==> flow/design.v <==
module full_adder(input a,b,cin,
                  output sum,co);
assign sum=a^b^cin;
assign co=((a&b)||(b&cin)||(cin&a));                 
endmodule
module half_adder(input a,
                  input b,
                  output sum,
                  output carry);
assign sum=a^b;
assign carry=a&b;
endmodule
module mux2_1(input a,b,sel,
              output y);
assign y=sel?b:a;
endmodule
module adder_4bit(input [3:0]a,b,
                  input cin,
                  output [3:0]sum,
                  output co);
wire s1,c1,s2,c2,s3,c3,s4,s11,s44,c4,c11,s22,c22,s33,c33,c44;
full_adder f1(a[0],b[0],1'b0,s1,c1);
full_adder f2(a[1],b[1],c1,s2,c2);
full_adder f3(a[2],b[2],c2,s3,c3);
full_adder f4(a[3],b[3],c3,s4,c4);
full_adder f5(a[0],b[0],1'b1,s11,c11);
full_adder f6(a[1],b[1],c11,s22,c22);
full_adder f7(a[2],b[2],c22,s33,c33);
full_adder f8(a[3],b[3],c33,s44,c44);
mux2_1 m1(s1,s11,cin,sum[0]);
mux2_1 m2(s2,s22,cin,sum[1]);
mux2_1 m3(s3,s33,cin,sum[2]);
mux2_1 m4(s4,s44,cin,sum[3]);
mux2_1 m5(c4,c44,cin,co);
endmodule
module adder_6bit(input [5:0]a,b,
                  input cin,
                  output [5:0]sum,
                  output co);
wire s1,s2,s3,s4,s5,s6,c1,c2,c3,c4,c5,c6;
wire s11,s22,s33,s44,s55,s66,c11,c22,c33,c44,c55,c66;
full_adder f1(a[0],b[0],1'b0,s1,c1);
full_adder f2(a[1],b[1],c1,s2,c2);
full_adder f3(a[2],b[2],c2,s3,c3);
full_adder f4(a[3],b[3],c3,s4,c4);
full_adder f5(a[4],b[4],c4,s5,c5);
full_adder f6(a[5],b[5],c5,s6,c6);
full_adder f7(a[0],b[0],1'b1,s11,c11);
full_adder f8(a[1],b[1],c11,s22,c22);
full_adder f9(a[2],b[2],c22,s33,c33);
full_adder f10(a[3],b[3],c33,s44,c44);
full_adder f11(a[4],b[4],c44,s55,c55);
full_adder f12(a[5],b[5],c55,s66,c66);
mux2_1 m1(s1,s11,cin,sum[0]);
mux2_1 m2(s2,s22,cin,sum[1]);
mux2_1 m3(s3,s33,cin,sum[2]);
mux2_1 m4(s4,s44,cin,sum[3]);
mux2_1 m5(s5,s55,cin,sum[4]);
mux2_1 m6(s6,s66,cin,sum[5]);
mux2_1 m7(c6,c66,cin,co);
endmodule
module adder_8bit(input [7:0] a,b,
                   input cin,
                   output [7:0] sum,
                   output co);
wire s1,s2,s3,s4,s5,s6,s7,s8,c1,c2,c3,c4,c5,c6,c7,c8;
wire s11,s22,s33,s44,s55,s66,s77,s88,c11,c22,c33,c44,c55,c66,c77,c88;
full_adder f10(a[0],b[0],1'b0,s1,c1);
full_adder f20(a[1],b[1],c1,s2,c2);
full_adder f30(a[2],b[2],c2,s3,c3);
full_adder f40(a[3],b[3],c3,s4,c4);
full_adder f50(a[4],b[4],c4,s5,c5);
full_adder f60(a[5],b[5],c5,s6,c6);
full_adder f70(a[6],b[6],c6,s7,c7);
full_adder f80(a[7],b[7],c7,s8,c8);
full_adder f11(a[0],b[0],1'b1,s11,c11);
full_adder f22(a[1],b[1],c11,s22,c22);
full_adder f33(a[2],b[2],c22,s33,c33);
full_adder f44(a[3],b[3],c33,s44,c44);
full_adder f55(a[4],b[4],c44,s55,c55);
full_adder f66(a[5],b[5],c55,s66,c66);
full_adder f77(a[6],b[6],c66,s77,c77);
full_adder f88(a[7],b[7],c77,s88,c88);
mux2_1 m1(s1,s11,cin,sum[0]);
mux2_1 m2(s2,s22,cin,sum[1]);
mux2_1 m3(s3,s33,cin,sum[2]);
mux2_1 m4(s4,s44,cin,sum[3]);
mux2_1 m5(s5,s55,cin,sum[4]);
mux2_1 m6(s6,s66,cin,sum[5]);
mux2_1 m7(s7,s77,cin,sum[6]);
mux2_1 m8(s8,s88,cin,sum[7]);
mux2_1 m9(c8,c88,cin,co);
endmodule
module adder_12bit(input [11:0] a,b,
                   input cin,
                   output [11:0] sum,
                   output co);
wire s1,s2,s3,s4,s5,s6,s7,s8,s9,s10,s11a,s12,c1,c2,c3,c4,c5,c6,c7,c8,c9,c10,c11a,c12;
wire s11,s22,s33,s44,s55,s66,s77,s88,s99,s1010,s1111,s1212;
wire c11,c22,c33,c44,c55,c66,c77,c88,c99,c1010,c1111,c1212;
full_adder f10(a[0],b[0],1'b0,s1,c1);
full_adder f20(a[1],b[1],c1,s2,c2);
full_adder f30(a[2],b[2],c2,s3,c3);
full_adder f40(a[3],b[3],c3,s4,c4);
full_adder f50(a[4],b[4],c4,s5,c5);
full_adder f60(a[5],b[5],c5,s6,c6);
full_adder f70(a[6],b[6],c6,s7,c7);
full_adder f80(a[7],b[7],c7,s8,c8);
full_adder f90(a[8],b[8],c8,s9,c9);
full_adder f100(a[9],b[9],c9,s10,c10);
full_adder f110(a[10],b[10],c10,s11a,c11a);
full_adder f120(a[11],b[11],c11a,s12,c12);
full_adder f11(a[0],b[0],1'b1,s11,c11);
full_adder f22(a[1],b[1],c11,s22,c22);
full_adder f33(a[2],b[2],c22,s33,c33);
full_adder f44(a[3],b[3],c33,s44,c44);
full_adder f55(a[4],b[4],c44,s55,c55);
full_adder f66(a[5],b[5],c55,s66,c66);
full_adder f77(a[6],b[6],c66,s77,c77);
full_adder f88(a[7],b[7],c77,s88,c88);
full_adder f99(a[8],b[8],c88,s99,c99);
full_adder f1010(a[9],b[9],c99,s1010,c1010);
full_adder f1111(a[10],b[10],c1010,s1111,c1111);
full_adder f1212(a[11],b[11],c1111,s1212,c1212);
mux2_1 m1(s1,s11,cin,sum[0]);
mux2_1 m2(s2,s22,cin,sum[1]);
mux2_1 m3(s3,s33,cin,sum[2]);
mux2_1 m4(s4,s44,cin,sum[3]);
mux2_1 m5(s5,s55,cin,sum[4]);
mux2_1 m6(s6,s66,cin,sum[5]);
mux2_1 m7(s7,s77,cin,sum[6]);
mux2_1 m8(s8,s88,cin,sum[7]);
mux2_1 m9(s9,s99,cin,sum[8]);
mux2_1 m10(s10,s1010,cin,sum[9]);
mux2_1 m11(s11a,s1111,cin,sum[10]);
mux2_1 m12(s12,s1212,cin,sum[11]);
mux2_1 m13(c12,c1212,cin,co);
endmodule
module adder_16bit(input [15:0] a,b,
                   input cin,
                   output [15:0] sum,
                   output co);
wire s1,s2,s3,s4,s5,s6,s7,s8,s9,s10,s11a,s12,s13,s14,s15,s16;
wire c1,c2,c3,c4,c5,c6,c7,c8,c9,c10,c11a,c12,c13,c14,c15,c16;
wire s11,s22,s33,s44,s55,s66,s77,s88,s99,s1010,s1111,s1212,s1313,s1414,s1515,s1616;
wire c11,c22,c33,c44,c55,c66,c77,c88,c99,c1010,c1111,c1212,c1313,c1414,c1515,c1616;
full_adder f10(a[0],b[0],1'b0,s1,c1);
full_adder f20(a[1],b[1],c1,s2,c2);
full_adder f30(a[2],b[2],c2,s3,c3);
full_adder f40(a[3],b[3],c3,s4,c4);
full_adder f50(a[4],b[4],c4,s5,c5);
full_adder f60(a[5],b[5],c5,s6,c6);
full_adder f70(a[6],b[6],c6,s7,c7);
full_adder f80(a[7],b[7],c7,s8,c8);
full_adder f90(a[8],b[8],c8,s9,c9);
full_adder f100(a[9],b[9],c9,s10,c10);
full_adder f110(a[10],b[10],c10,s11a,c11a);
full_adder f120(a[11],b[11],c11a,s12,c12);
full_adder f130(a[12],b[12],c12,s13,c13);
full_adder f140(a[13],b[13],c13,s14,c14);
full_adder f150(a[14],b[14],c14,s15,c15);
full_adder f160(a[15],b[15],c15,s16,c16);
full_adder f11(a[0],b[0],1'b1,s11,c11);
full_adder f22(a[1],b[1],c11,s22,c22);
full_adder f33(a[2],b[2],c22,s33,c33);
full_adder f44(a[3],b[3],c33,s44,c44);
full_adder f55(a[4],b[4],c44,s55,c55);
full_adder f66(a[5],b[5],c55,s66,c66);
full_adder f77(a[6],b[6],c66,s77,c77);
full_adder f88(a[7],b[7],c77,s88,c88);
full_adder f99(a[8],b[8],c88,s99,c99);
full_adder f1010(a[9],b[9],c99,s1010,c1010);
full_adder f1111(a[10],b[10],c1010,s1111,c1111);
full_adder f1212(a[11],b[11],c1111,s1212,c1212);
full_adder f1313(a[12],b[12],c1212,s1313,c1313);
full_adder f1414(a[13],b[13],c1313,s1414,c1414);
full_adder f1515(a[14],b[14],c1414,s1515,c1515);
full_adder f1616(a[15],b[15],c1515,s1616,c1616);
mux2_1 m1(s1,s11,cin,sum[0]);
mux2_1 m2(s2,s22,cin,sum[1]);
mux2_1 m3(s3,s33,cin,sum[2]);
mux2_1 m4(s4,s44,cin,sum[3]);
mux2_1 m5(s5,s55,cin,sum[4]);
mux2_1 m6(s6,s66,cin,sum[5]);
mux2_1 m7(s7,s77,cin,sum[6]);
mux2_1 m8(s8,s88,cin,sum[7]);
mux2_1 m9(s9,s99,cin,sum[8]);
mux2_1 m10(s10,s1010,cin,sum[9]);
mux2_1 m11(s11a,s1111,cin,sum[10]);
mux2_1 m12(s12,s1212,cin,sum[11]);
mux2_1 m13(s13,s1313,cin,sum[12]);
mux2_1 m14(s14,s1414,cin,sum[13]);
mux2_1 m15(s15,s1515,cin,sum[14]);
mux2_1 m16(s16,s1616,cin,sum[15]);
mux2_1 m17(c16,c1616,cin,co);
endmodule
module adder_24bit(input [23:0] a,b,
                   input cin,
                   output [23:0] sum,
                   output co);
wire s1,s2,s3,s4,s5,s6,s7,s8,s9,s10,s11a,s12;
wire s13,s14,s15,s16,s17,s18,s19,s20,s21,s222,s23,s24;
wire c1,c2,c3,c4,c5,c6,c7,c8,c9,c10,c11a,c12;
wire c13,c14,c15,c16,c17,c18,c19,c20,c21,c222,c23,c24;
wire s11,s22,s33,s44,s55,s66,s77,s88,s99,s1010,s1111,s1212;
wire s1313,s1414,s1515,s1616,s1717,s1818,s1919,s2020,s2121,s2222,s2323,s2424;
wire c11,c22,c33,c44,c55,c66,c77,c88,c99,c1010,c1111,c1212;
wire c1313,c1414,c1515,c1616,c1717,c1818,c1919,c2020,c2121,c2222,c2323,c2424;
full_adder f10(a[0],b[0],1'b0,s1,c1);
full_adder f20(a[1],b[1],c1,s2,c2);
full_adder f30(a[2],b[2],c2,s3,c3);
full_adder f40(a[3],b[3],c3,s4,c4);
full_adder f50(a[4],b[4],c4,s5,c5);
full_adder f60(a[5],b[5],c5,s6,c6);
full_adder f70(a[6],b[6],c6,s7,c7);
full_adder f80(a[7],b[7],c7,s8,c8);
full_adder f90(a[8],b[8],c8,s9,c9);
full_adder f100(a[9],b[9],c9,s10,c10);
full_adder f110(a[10],b[10],c10,s11a,c11a);
full_adder f120(a[11],b[11],c11a,s12,c12);
full_adder f130(a[12],b[12],c12,s13,c13);
full_adder f140(a[13],b[13],c13,s14,c14);
full_adder f150(a[14],b[14],c14,s15,c15);
full_adder f160(a[15],b[15],c15,s16,c16);
full_adder f170(a[16],b[16],c16,s17,c17);
full_adder f180(a[17],b[17],c17,s18,c18);
full_adder f190(a[18],b[18],c18,s19,c19);
full_adder f200(a[19],b[19],c19,s20,c20);
full_adder f210(a[20],b[20],c20,s21,c21);
full_adder f220(a[21],b[21],c21,s222,c222);
full_adder f230(a[22],b[22],c222,s23,c23);
full_adder f240(a[23],b[23],c23,s24,c24);
full_adder f11(a[0],b[0],1'b1,s11,c11);
full_adder f22(a[1],b[1],c11,s22,c22);
full_adder f33(a[2],b[2],c22,s33,c33);
full_adder f44(a[3],b[3],c33,s44,c44);
full_adder f55(a[4],b[4],c44,s55,c55);
full_adder f66(a[5],b[5],c55,s66,c66);
full_adder f77(a[6],b[6],c66,s77,c77);
full_adder f88(a[7],b[7],c77,s88,c88);
full_adder f99(a[8],b[8],c88,s99,c99);
full_adder f1010(a[9],b[9],c99,s1010,c1010);
full_adder f1111(a[10],b[10],c1010,s1111,c1111);
full_adder f1212(a[11],b[11],c1111,s1212,c1212);
full_adder f1313(a[12],b[12],c1212,s1313,c1313);
full_adder f1414(a[13],b[13],c1313,s1414,c1414);
full_adder f1515(a[14],b[14],c1414,s1515,c1515);
full_adder f1616(a[15],b[15],c1515,s1616,c1616);
full_adder f1717(a[16],b[16],c1616,s1717,c1717);
full_adder f1818(a[17],b[17],c1717,s1818,c1818);
full_adder f1919(a[18],b[18],c1818,s1919,c1919);
full_adder f2020(a[19],b[19],c1919,s2020,c2020);
full_adder f2121(a[20],b[20],c2020,s2121,c2121);
full_adder f2222(a[21],b[21],c2121,s2222,c2222);
full_adder f2323(a[22],b[22],c2222,s2323,c2323);
full_adder f2424(a[23],b[23],c2323,s2424,c2424);
mux2_1 m1(s1,s11,cin,sum[0]);
mux2_1 m2(s2,s22,cin,sum[1]);
mux2_1 m3(s3,s33,cin,sum[2]);
mux2_1 m4(s4,s44,cin,sum[3]);
mux2_1 m5(s5,s55,cin,sum[4]);
mux2_1 m6(s6,s66,cin,sum[5]);
mux2_1 m7(s7,s77,cin,sum[6]);
mux2_1 m8(s8,s88,cin,sum[7]);
mux2_1 m9(s9,s99,cin,sum[8]);
mux2_1 m10(s10,s1010,cin,sum[9]);
mux2_1 m11(s11a,s1111,cin,sum[10]);
mux2_1 m12(s12,s1212,cin,sum[11]);
mux2_1 m13(s13,s1313,cin,sum[12]);
mux2_1 m14(s14,s1414,cin,sum[13]);
mux2_1 m15(s15,s1515,cin,sum[14]);
mux2_1 m16(s16,s1616,cin,sum[15]);
mux2_1 m17(s17,s1717,cin,sum[16]);
mux2_1 m18(s18,s1818,cin,sum[17]);
mux2_1 m19(s19,s1919,cin,sum[18]);
mux2_1 m20(s20,s2020,cin,sum[19]);
mux2_1 m21(s21,s2121,cin,sum[20]);
mux2_1 m22(s222,s2222,cin,sum[21]);
mux2_1 m23(s23,s2323,cin,sum[22]);
mux2_1 m24(s24,s2424,cin,sum[23]);
mux2_1 m25(c24,c2424,cin,co);
endmodule
module mul_2x2(input clk,
               input [1:0]a,b,
               output [3:0]out);           
reg [1:0]clk_a,clk_b;
wire [3:0]temp;
always @(posedge clk)
 begin
  clk_a<=a;
  clk_b<=b;
 end
assign out[0]=clk_a[0]&clk_b[0];
assign temp[0]=clk_a[0]&clk_b[1];
assign temp[1]=clk_a[1]&clk_b[0];
assign temp[2]=clk_a[1]&clk_b[1];
half_adder h1(temp[0],temp[1],out[1],temp[3]);
half_adder h2(temp[3],temp[2],out[2],out[3]);
endmodule
module mul_4x4(input clk,
               input [3:0]a,
               input [3:0]b,
               output [7:0]c);
wire [3:0]q0,q1,q2,q3,q4;
wire [5:0]q5,q6;		
wire [3:0]temp1;
wire [5:0]temp2,temp3,temp4;
reg [3:0]clk_a,clk_b;
always @(posedge clk)
begin
 clk_a<=a;
 clk_b<=b;
end
mul_2x2 m1(clk,clk_a[1:0],clk_b[1:0],q0[3:0]);
mul_2x2 m2(clk,clk_a[3:2],clk_b[1:0],q1[3:0]);
mul_2x2 m3(clk,clk_a[1:0],clk_b[3:2],q2[3:0]);
mul_2x2 m4(clk,clk_a[3:2],clk_b[3:2],q3[3:0]);
assign temp1 ={2'b00,q0[3:2]};
adder_4bit a1(q1[3:0],temp1,1'b0,q4,);
assign temp2 ={2'b00,q2[3:0]};
assign temp3 ={q3[3:0],2'b00};
adder_6bit a2(temp2,temp3,1'b0,q5,);
assign temp4={2'b00,q4[3:0]};
adder_6bit a3(temp4,q5,1'b0,q6,);
assign c[1:0]=q0[1:0];
assign c[7:2]=q6[5:0];
endmodule
module mul_8x8(input clk,
               input [7:0] a,b,
               output [15:0]c);
wire [7:0]q0,q1,q2,q3,q4;
wire [11:0]q5,q6;	
wire [7:0]temp1;
wire [11:0]temp2,temp3,temp4;
reg [7:0]clk_a,clk_b;
always @(posedge clk)
begin
 clk_a<=a;
 clk_b<=b;
end
mul_4x4 mu1(clk,clk_a[3:0],clk_b[3:0],q0[7:0]);
mul_4x4 mu2(clk,clk_a[7:4],clk_b[3:0],q1[7:0]);
mul_4x4 mu3(clk,clk_a[3:0],clk_b[7:4],q2[7:0]);
mul_4x4 mu4(clk,clk_a[7:4],clk_b[7:4],q3[7:0]);
assign temp1 ={4'b0000,q0[7:4]};
adder_8bit a1(q1[7:0],temp1,1'b0,q4,);
assign temp2 ={4'b0000,q2[7:0]};
assign temp3 ={q3[7:0],4'b0000};
adder_12bit a2(temp2,temp3,1'b0,q5,);
assign temp4={4'b0000,q4[7:0]};
adder_12bit a3(temp4,q5,1'b0,q6,);
assign c[3:0]=q0[3:0];
assign c[15:4]=q6[11:0];
endmodule    
module mul_16x16(input clk,
		         input [15:0]a,
                 input [15:0]b,
                 output [31:0]c);
reg [15:0]clk_a,clk_b;
wire [15:0]q0,q1,q2,q3,q4;	
wire [15:0]temp1;
wire [23:0]temp2,temp3,temp4;
wire [23:0]q5,q6;
always @(posedge clk)
 begin
  clk_a<=a;
  clk_b<=b;
 end
mul_8x8 m1(clk,clk_a[7:0],clk_b[7:0],q0[15:0]);
mul_8x8 m2(clk,clk_a[15:8],clk_b[7:0],q1[15:0]);
mul_8x8 m3(clk,clk_a[7:0],clk_b[15:8],q2[15:0]);
mul_8x8 m4(clk,clk_a[15:8],clk_b[15:8],q3[15:0]);
assign temp1 ={8'b0,q0[15:8]};
adder_16bit a1(q1[15:0],temp1,1'b0,q4,);
assign temp2 ={8'b0,q2[15:0]};
assign temp3 ={q3[15:0],8'b0};
adder_24bit a2(temp2,temp3,1'b0,q5,);
assign temp4={8'b0,q4[15:0]};
adder_24bit a3(temp4,q5,1'b0,q6,);
assign c[7:0]=q0[7:0];
assign c[31:8]=q6[23:0];
endmodule
module accumulator(input clk,en,clr,
                   input [31:0]a,
                   output [39:0]c);
reg [39:0]acc;
always @(posedge clk)
 begin
  if (clr)
   acc <= 40'b0;
  else if (en)
  begin 
   acc <= acc + {8'b0,a};
  end
 end
assign c = acc;
endmodule
module mac_unit(input clk,en,clr,
                input [15:0]a,b,
                output [39:0]c);
wire [31:0]temp1;
mul_16x16 m1(clk,a,b,temp1);
accumulator a1(clk,en,clr,temp1,c);
endmodule
Reports on mac_unit
Tool output for the design above, in the order of the flow.
Line numbers count from 1 in the design file above.
Cell names lack the library's common part.
{ "design": {"top": "mac_unit", "clock": "clk", "library": "sky130hd", "pvt_corner": "tt_025C_1v80"} }

Word level
Source: Yosys, flattened and elaborated, memories not mapped. Widths are those after wreduce; folded enables and synchronous resets count as part of the registers. Registers that Yosys merges into a memory's read port (data or address) are not register bits. Print and check cells do not count. Equal cells are merged and count once.
{ "word_totals": {"register_bits": 168, "input_bits": 35, "wordCells": 2070} }
{ "classes": {"add_sub_neg": 1, "logic": 1716, "n_reduce_logical": 322} }
{ "op_table": {"columns": ["operator", "n"], "rows": [
  ["bitwise AND 1 bit", 1035],
  ["XOR 1 bit", 681],
  ["logical OR 1 bit", 322],
  ["adder 40 x 32 -> 40 bit", 1]
]} }

Depth
Yosys ltp: most cells in a row. Word level: on the elaborated netlist, between registers, memories and ports. Mapped: between sequential cells and ports; inverters and the memories' decode and read muxes count.
{ "logic_depth": {"word_depth": 83, "ABC_AREA": 0, "mapped_depth": 58} }

Mapped cells and area
Source: synth_stat.txt of the flow (Yosys; design flattened, memories mapped). It holds for the ABC_AREA given above (unset counts as 0); a run with the other value may have another netlist.
{ "synth_totals": {"mapped_cells": 1571, "yosys_area_um2": 15595.0, "ffs": 168} }
{ "types": {"columns": ["cell_type", "n", "area_total_um2"], "rows": [
  ["fa_1", 194, 3.88E+03],
  ["dfxtp_1", 168, 3.36E+03],
  ["ha_1", 264, 3.3E+03],
  ["and2_1", 244, 1.53E+03],
  ["inv_1", 313, 1.17E+03],
  ["xnor2_1", 37, 324.061],
  ["mux2i_1", 21, 210.202],
  ["xor2_1", 23, 201.443],
  ["nor2_1", 51, 191.434],
  ["nand2_1", 45, 168.912],
  ["a21oi_1", 31, 155.149],
  ["clkbuf_1", 41, 153.898],
  ["a21o_1", 11, 82.579],
  ["nand4_1", 11, 68.816],
  ["nand3_1", 13, 65.062],
  ["nand2b_1", 9, 56.304],
  ["nor3_1", 9, 45.043],
  ["o21ai_0", 9, 45.043]
]} }
Not listed: further types 38, cells in them 77.
By module: a second synthesis without flattening, with its own total; a netlist apart from the flattened one above.
{ "unflattened": {"hier_cells": 2802, "area_unflattened_um2": 42081.6} }
Each row is one instance without its submodules.
{ "by_module": {"columns": ["module", "n_inst", "cells", "mod_area_um2"], "rows": [
  ["full_adder", 896, 1, 20.0],
  ["mux2_1", 511, 1, 15.0],
  ["mul_2x2", 64, 8, 105.1],
  ["accumulator", 1, 384, 3108.0],
  ["mul_4x4", 16, 9, 163.9],
  ["half_adder", 128, 1, 12.5],
  ["mul_8x8", 4, 17, 324.1],
  ["mul_16x16", 1, 33, 644.4],
  ["adder_6bit", 32, 2, 7.5],
  ["adder_4bit", 16, 2, 7.5],
  ["adder_12bit", 8, 2, 7.5],
  ["adder_8bit", 4, 2, 7.5],
  ["adder_24bit", 2, 2, 7.5],
  ["adder_16bit", 1, 2, 7.5],
  ["mac_unit", 1, 0, 0.0]
]} }

Worst setup path after synthesis
OpenSTA on the mapped netlist: ideal clock, no wires. The path of least setup slack (recovery checks aside). Input and output delay are each 20% of the period. Register names are those of the netlist, which keeps one name where synthesis merged equal registers.
{ "synth_path": {"path_kind": "flip-flop to flip-flop", "start": "register (no name shown)", "end": "register a1.acc[38]", "clock_period_ns": 13.5, "t_first_pin_ns": 0.000, "t_arrival_ns": 13.569, "t_required_ns": 13.372, "slack_ns": -0.196, "path_delay_ns": 13.697, "path_stages": 53, "n_path_buf": 1, "period_less_setup_slack_ns": 13.696} }
"path_delay_ns" is the arrival time less input delay plus setup time.
"path_stages": output pins that drive a net of the path, with the launching flip-flop's if there is one; two outputs of one cell count as two.
"period_less_setup_slack_ns" = period - worst setup slack (recovery checks aside). The figure is calculated, with input and output delays left at 20% of the set period.
The rows between start and end are the longest chain of elaborated cells between them; the timing report does not say that the signal goes this way. Where chains are equally long, one stands for them.
Each line given opens the expression or statement behind the cell; cells for indexed reads and writes are added by Yosys, which also makes memories of some case tables.
{ "synth_between": {"cell_sequence": "dfxtp_1 > clkbuf_1 > and2_1 > ha_1 > ha_1 > ha_1 > fa_1 > inv_1 > fa_1 > inv_1 > fa_1 > fa_1 > inv_1 > fa_1 > inv_1 > fa_1 > fa_1 > fa_1 > (+17 left out) > fa_1 > fa_1 > inv_1 > ha_1 > ha_1 > ha_1 > ha_1 > ha_1 > ha_1 > ha_1 > xnor2_1 > xnor2_1 > ha_1 > nand2_1 > a2111oi_0 > o41ai_2 > xor2_1 > nor2_1", "elab_chain_len": 83, "cone_cells": 739, "cone_lines": 7} }
{ "synth_rtl": {"columns": ["item", "line", "text"], "rows": [
  ["bitwise AND 1 bit", 295, "assign temp[1]=clk_a[1]&clk_b[0];"],
  ["bitwise AND 1 bit", 11, "assign carry=a&b;"],
  ["XOR 1 bit", 10, "assign sum=a^b;"],
  ["bitwise AND 1 bit x2", 4, "assign co=((a&b)||(b&cin)||(cin&a));"],
  ["logical OR 1 bit x2", 4, null],
  ["XOR 1 bit", 3, "assign sum=a^b^cin;"],
  ["bitwise AND 1 bit", 4, null],
  ["(+59 left out)", null, null],
  ["bitwise AND 1 bit", 4, null],
  ["logical OR 1 bit x2", 4, null],
  ["bitwise AND 1 bit", 4, null],
  ["logical OR 1 bit x2", 4, null],
  ["bitwise AND 1 bit x7", 4, null],
  ["XOR 1 bit", 3, null],
  ["adder 40 x 32 -> 40 bit", 393, "acc <= acc + {8'b0,a};"],
  ["end, assigned", 390, "acc <= 40'b0;"],
  ["end, assigned", 393, null],
  ["end, declared", 386, "reg [39:0]acc;"]
]} }

Worst path after layout
Path of least setup slack in the final report of run A (OpenROAD, finished layout, wires in). Where an end is a register, its clock arrival counts in the times.
{ "layout_path": {"path_kind": "flip-flop to flip-flop", "start": "register (no name shown)", "end": "register a1.acc[38]", "clock_period_ns": 15.8, "t_first_pin_ns": 0.45, "t_arrival_ns": 13.40, "t_required_ns": 16.12, "slack_ns": 2.72, "path_stages": 52, "n_path_buf": 0} }
The rows between start and end are the longest chain of elaborated cells between them; the timing report does not say that the signal goes this way. Where chains are equally long, one stands for them.
{ "layout_between": {"cell_sequence": "dfxtp_4 > and2_4 > ha_4 > ha_4 > ha_4 > fa_2 > inv_2 > fa_1 > inv_2 > fa_2 > fa_1 > inv_2 > fa_2 > inv_2 > fa_2 > fa_2 > fa_2 > fa_2 > (+16 left out) > fa_2 > fa_2 > inv_2 > ha_4 > ha_4 > ha_4 > ha_4 > ha_4 > ha_4 > ha_4 > xnor2_2 > xnor2_1 > ha_2 > nand2_2 > a2111oi_4 > o41ai_2 > xor2_1 > nor2_1", "elab_chain_len": 83, "cone_cells": 565, "cone_lines": 7} }
{ "layout_rtl": {"columns": ["item", "line", "text"], "rows": [
  ["bitwise AND 1 bit", 294, "assign temp[0]=clk_a[0]&clk_b[1];"],
  ["bitwise AND 1 bit", 11, "assign carry=a&b;"],
  ["XOR 1 bit", 10, "assign sum=a^b;"],
  ["bitwise AND 1 bit x2", 4, "assign co=((a&b)||(b&cin)||(cin&a));"],
  ["logical OR 1 bit x2", 4, null],
  ["XOR 1 bit", 3, "assign sum=a^b^cin;"],
  ["bitwise AND 1 bit", 4, null],
  ["(+59 left out)", null, null],
  ["bitwise AND 1 bit", 4, null],
  ["logical OR 1 bit x2", 4, null],
  ["bitwise AND 1 bit", 4, null],
  ["logical OR 1 bit x2", 4, null],
  ["bitwise AND 1 bit x7", 4, null],
  ["XOR 1 bit", 3, null],
  ["adder 40 x 32 -> 40 bit", 393, "acc <= acc + {8'b0,a};"],
  ["end, assigned", 390, "acc <= 40'b0;"],
  ["end, assigned", 393, null],
  ["end, declared", 386, "reg [39:0]acc;"]
]} }

Subject: mac_unit on sky130hd, stored results

Hello all,

Measured results for mac_unit: 3 stored runs of the Yosys and OpenROAD flow on sky130hd. The settings differ; the order carries no meaning. The constraints put input and output delay at 20% of the set period each and load the outputs with 0.01 pF.
"timing.worst_path_ns" means the part of the period allowed to the worst setup path (the constraints hold back 20% at inputs and 20% at outputs) less its slack; where the path has registers, the arrival times of their clocks count too.

Run A
==> flow/run.sh <==
#!/bin/bash
# the make line also repeats the synthesis and layout settings of config.mk as NAME=value (left out here)
make -C /OpenROAD-flow-scripts/flow DESIGN_CONFIG=/design/flow/config.mk WORK_HOME=/design/flow/orfs CLKGATE_MAP_FILE= finish
==> flow/config.mk <==
export PLATFORM = sky130hd
export DESIGN_NAME = mac_unit
export DESIGN_NICKNAME = mac_unit
export VERILOG_FILES = /design/flow/design.v
export SDC_FILE = /design/flow/constraint.sdc
export NUM_CORES = 4
export LEC_CHECK = 0
export CAP_MARGIN = 20
export CELL_PAD_IN_SITES_GLOBAL_PLACEMENT = 2
export CORE_MARGIN = 3
export CORE_UTILIZATION = 38
export CTS_CLUSTER_SIZE = 22
export PLACE_DENSITY_LB_ADDON = 0.21
export SETUP_SLACK_MARGIN = 3.27
export SLEW_MARGIN = 35
==> flow/constraint.sdc <==
create_clock -name core_clock -period 15.8 [get_ports {clk}]
set_input_delay 3.1600 -clock core_clock [delete_from_list [all_inputs] [get_ports {clk}]]
set_output_delay 3.1600 -clock core_clock [all_outputs]
set_load 0.01 [all_outputs]

==> results of run A, as JSON <==
{
  "design.die.area_um2": 43505.6,
  "post_route_util_pct": 45.5,
  "tns_setup_ns": 0.000,
  "yosys.chip_area_um2": 15595.0,
  "timing.worst_path_ns": 13.08,
  "critical_path_type": "flip-flop to flip-flop",
  "worstSetupSlack_ns": 2.721,
  "final_stdcell_area_um2": 18260.0
}

Run B
==> flow/run.sh <==
#!/bin/bash
# the make line also repeats the synthesis and layout settings of config.mk as NAME=value (left out here)
make -C /OpenROAD-flow-scripts/flow DESIGN_CONFIG=/design/flow/config.mk WORK_HOME=/design/flow/orfs CLKGATE_MAP_FILE= finish
==> flow/config.mk <==
export PLATFORM = sky130hd
export DESIGN_NAME = mac_unit
export DESIGN_NICKNAME = mac_unit
export VERILOG_FILES = /design/flow/design.v
export SDC_FILE = /design/flow/constraint.sdc
export NUM_CORES = 4
export LEC_CHECK = 0
export CAP_MARGIN = 20
export CELL_PAD_IN_SITES_DETAIL_PLACEMENT = 2
export CELL_PAD_IN_SITES_GLOBAL_PLACEMENT = 1
export CORE_MARGIN = 6
export CORE_UTILIZATION = 45
export CTS_CLUSTER_SIZE = 41
export GPL_ROUTABILITY_DRIVEN = 0
export GPL_TIMING_DRIVEN = 1
export HOLD_SLACK_MARGIN = 0.23
export PLACE_DENSITY_LB_ADDON = 0.16
export SLEW_MARGIN = 35
==> flow/constraint.sdc <==
create_clock -name core_clock -period 13.5 [get_ports {clk}]
set_input_delay 2.7000 -clock core_clock [delete_from_list [all_inputs] [get_ports {clk}]]
set_output_delay 2.7000 -clock core_clock [all_outputs]
set_load 0.01 [all_outputs]

==> results of run B, as JSON <==
{
  "final_stdcell_area_um2": 18211.2,
  "yosys.chip_area_um2": 15595.0,
  "post_route_util_pct": 53.9,
  "tns_setup_ns": -3.580,
  "design.die.area_um2": 39267.4,
  "timing.worst_path_ns": 13.99,
  "critical_path_type": "flip-flop to flip-flop",
  "worstSetupSlack_ns": -0.487
}

Run C
==> flow/run.sh <==
#!/bin/bash
# the make line also repeats the synthesis and layout settings of config.mk as NAME=value (left out here)
make -C /OpenROAD-flow-scripts/flow DESIGN_CONFIG=/design/flow/config.mk WORK_HOME=/design/flow/orfs CLKGATE_MAP_FILE= finish
==> flow/config.mk <==
export PLATFORM = sky130hd
export DESIGN_NAME = mac_unit
export DESIGN_NICKNAME = mac_unit
export VERILOG_FILES = /design/flow/design.v
export SDC_FILE = /design/flow/constraint.sdc
export NUM_CORES = 4
export LEC_CHECK = 0
export CAP_MARGIN = 20
export CELL_PAD_IN_SITES_GLOBAL_PLACEMENT = 0
export CORE_MARGIN = 4
export CORE_UTILIZATION = 66
export CTS_CLUSTER_DIAMETER = 178
export CTS_CLUSTER_SIZE = 33
export GPL_ROUTABILITY_DRIVEN = 1
export PLACE_DENSITY_LB_ADDON = 0.17
export SETUP_SLACK_MARGIN = 2.18
export SLEW_MARGIN = 10
==> flow/constraint.sdc <==
create_clock -name core_clock -period 15.3 [get_ports {clk}]
set_input_delay 3.0600 -clock core_clock [delete_from_list [all_inputs] [get_ports {clk}]]
set_output_delay 3.0600 -clock core_clock [all_outputs]
set_load 0.01 [all_outputs]

==> results of run C, as JSON <==
{
  "worstSetupSlack_ns": 2.058,
  "post_route_util_pct": 77.7,
  "final_stdcell_area_um2": 17798.3,
  "design.die.area_um2": 26151.7,
  "timing.worst_path_ns": 13.24,
  "critical_path_type": "flip-flop to flip-flop",
  "tns_setup_ns": 0.000,
  "yosys.chip_area_um2": 15595.0
}

Thanks
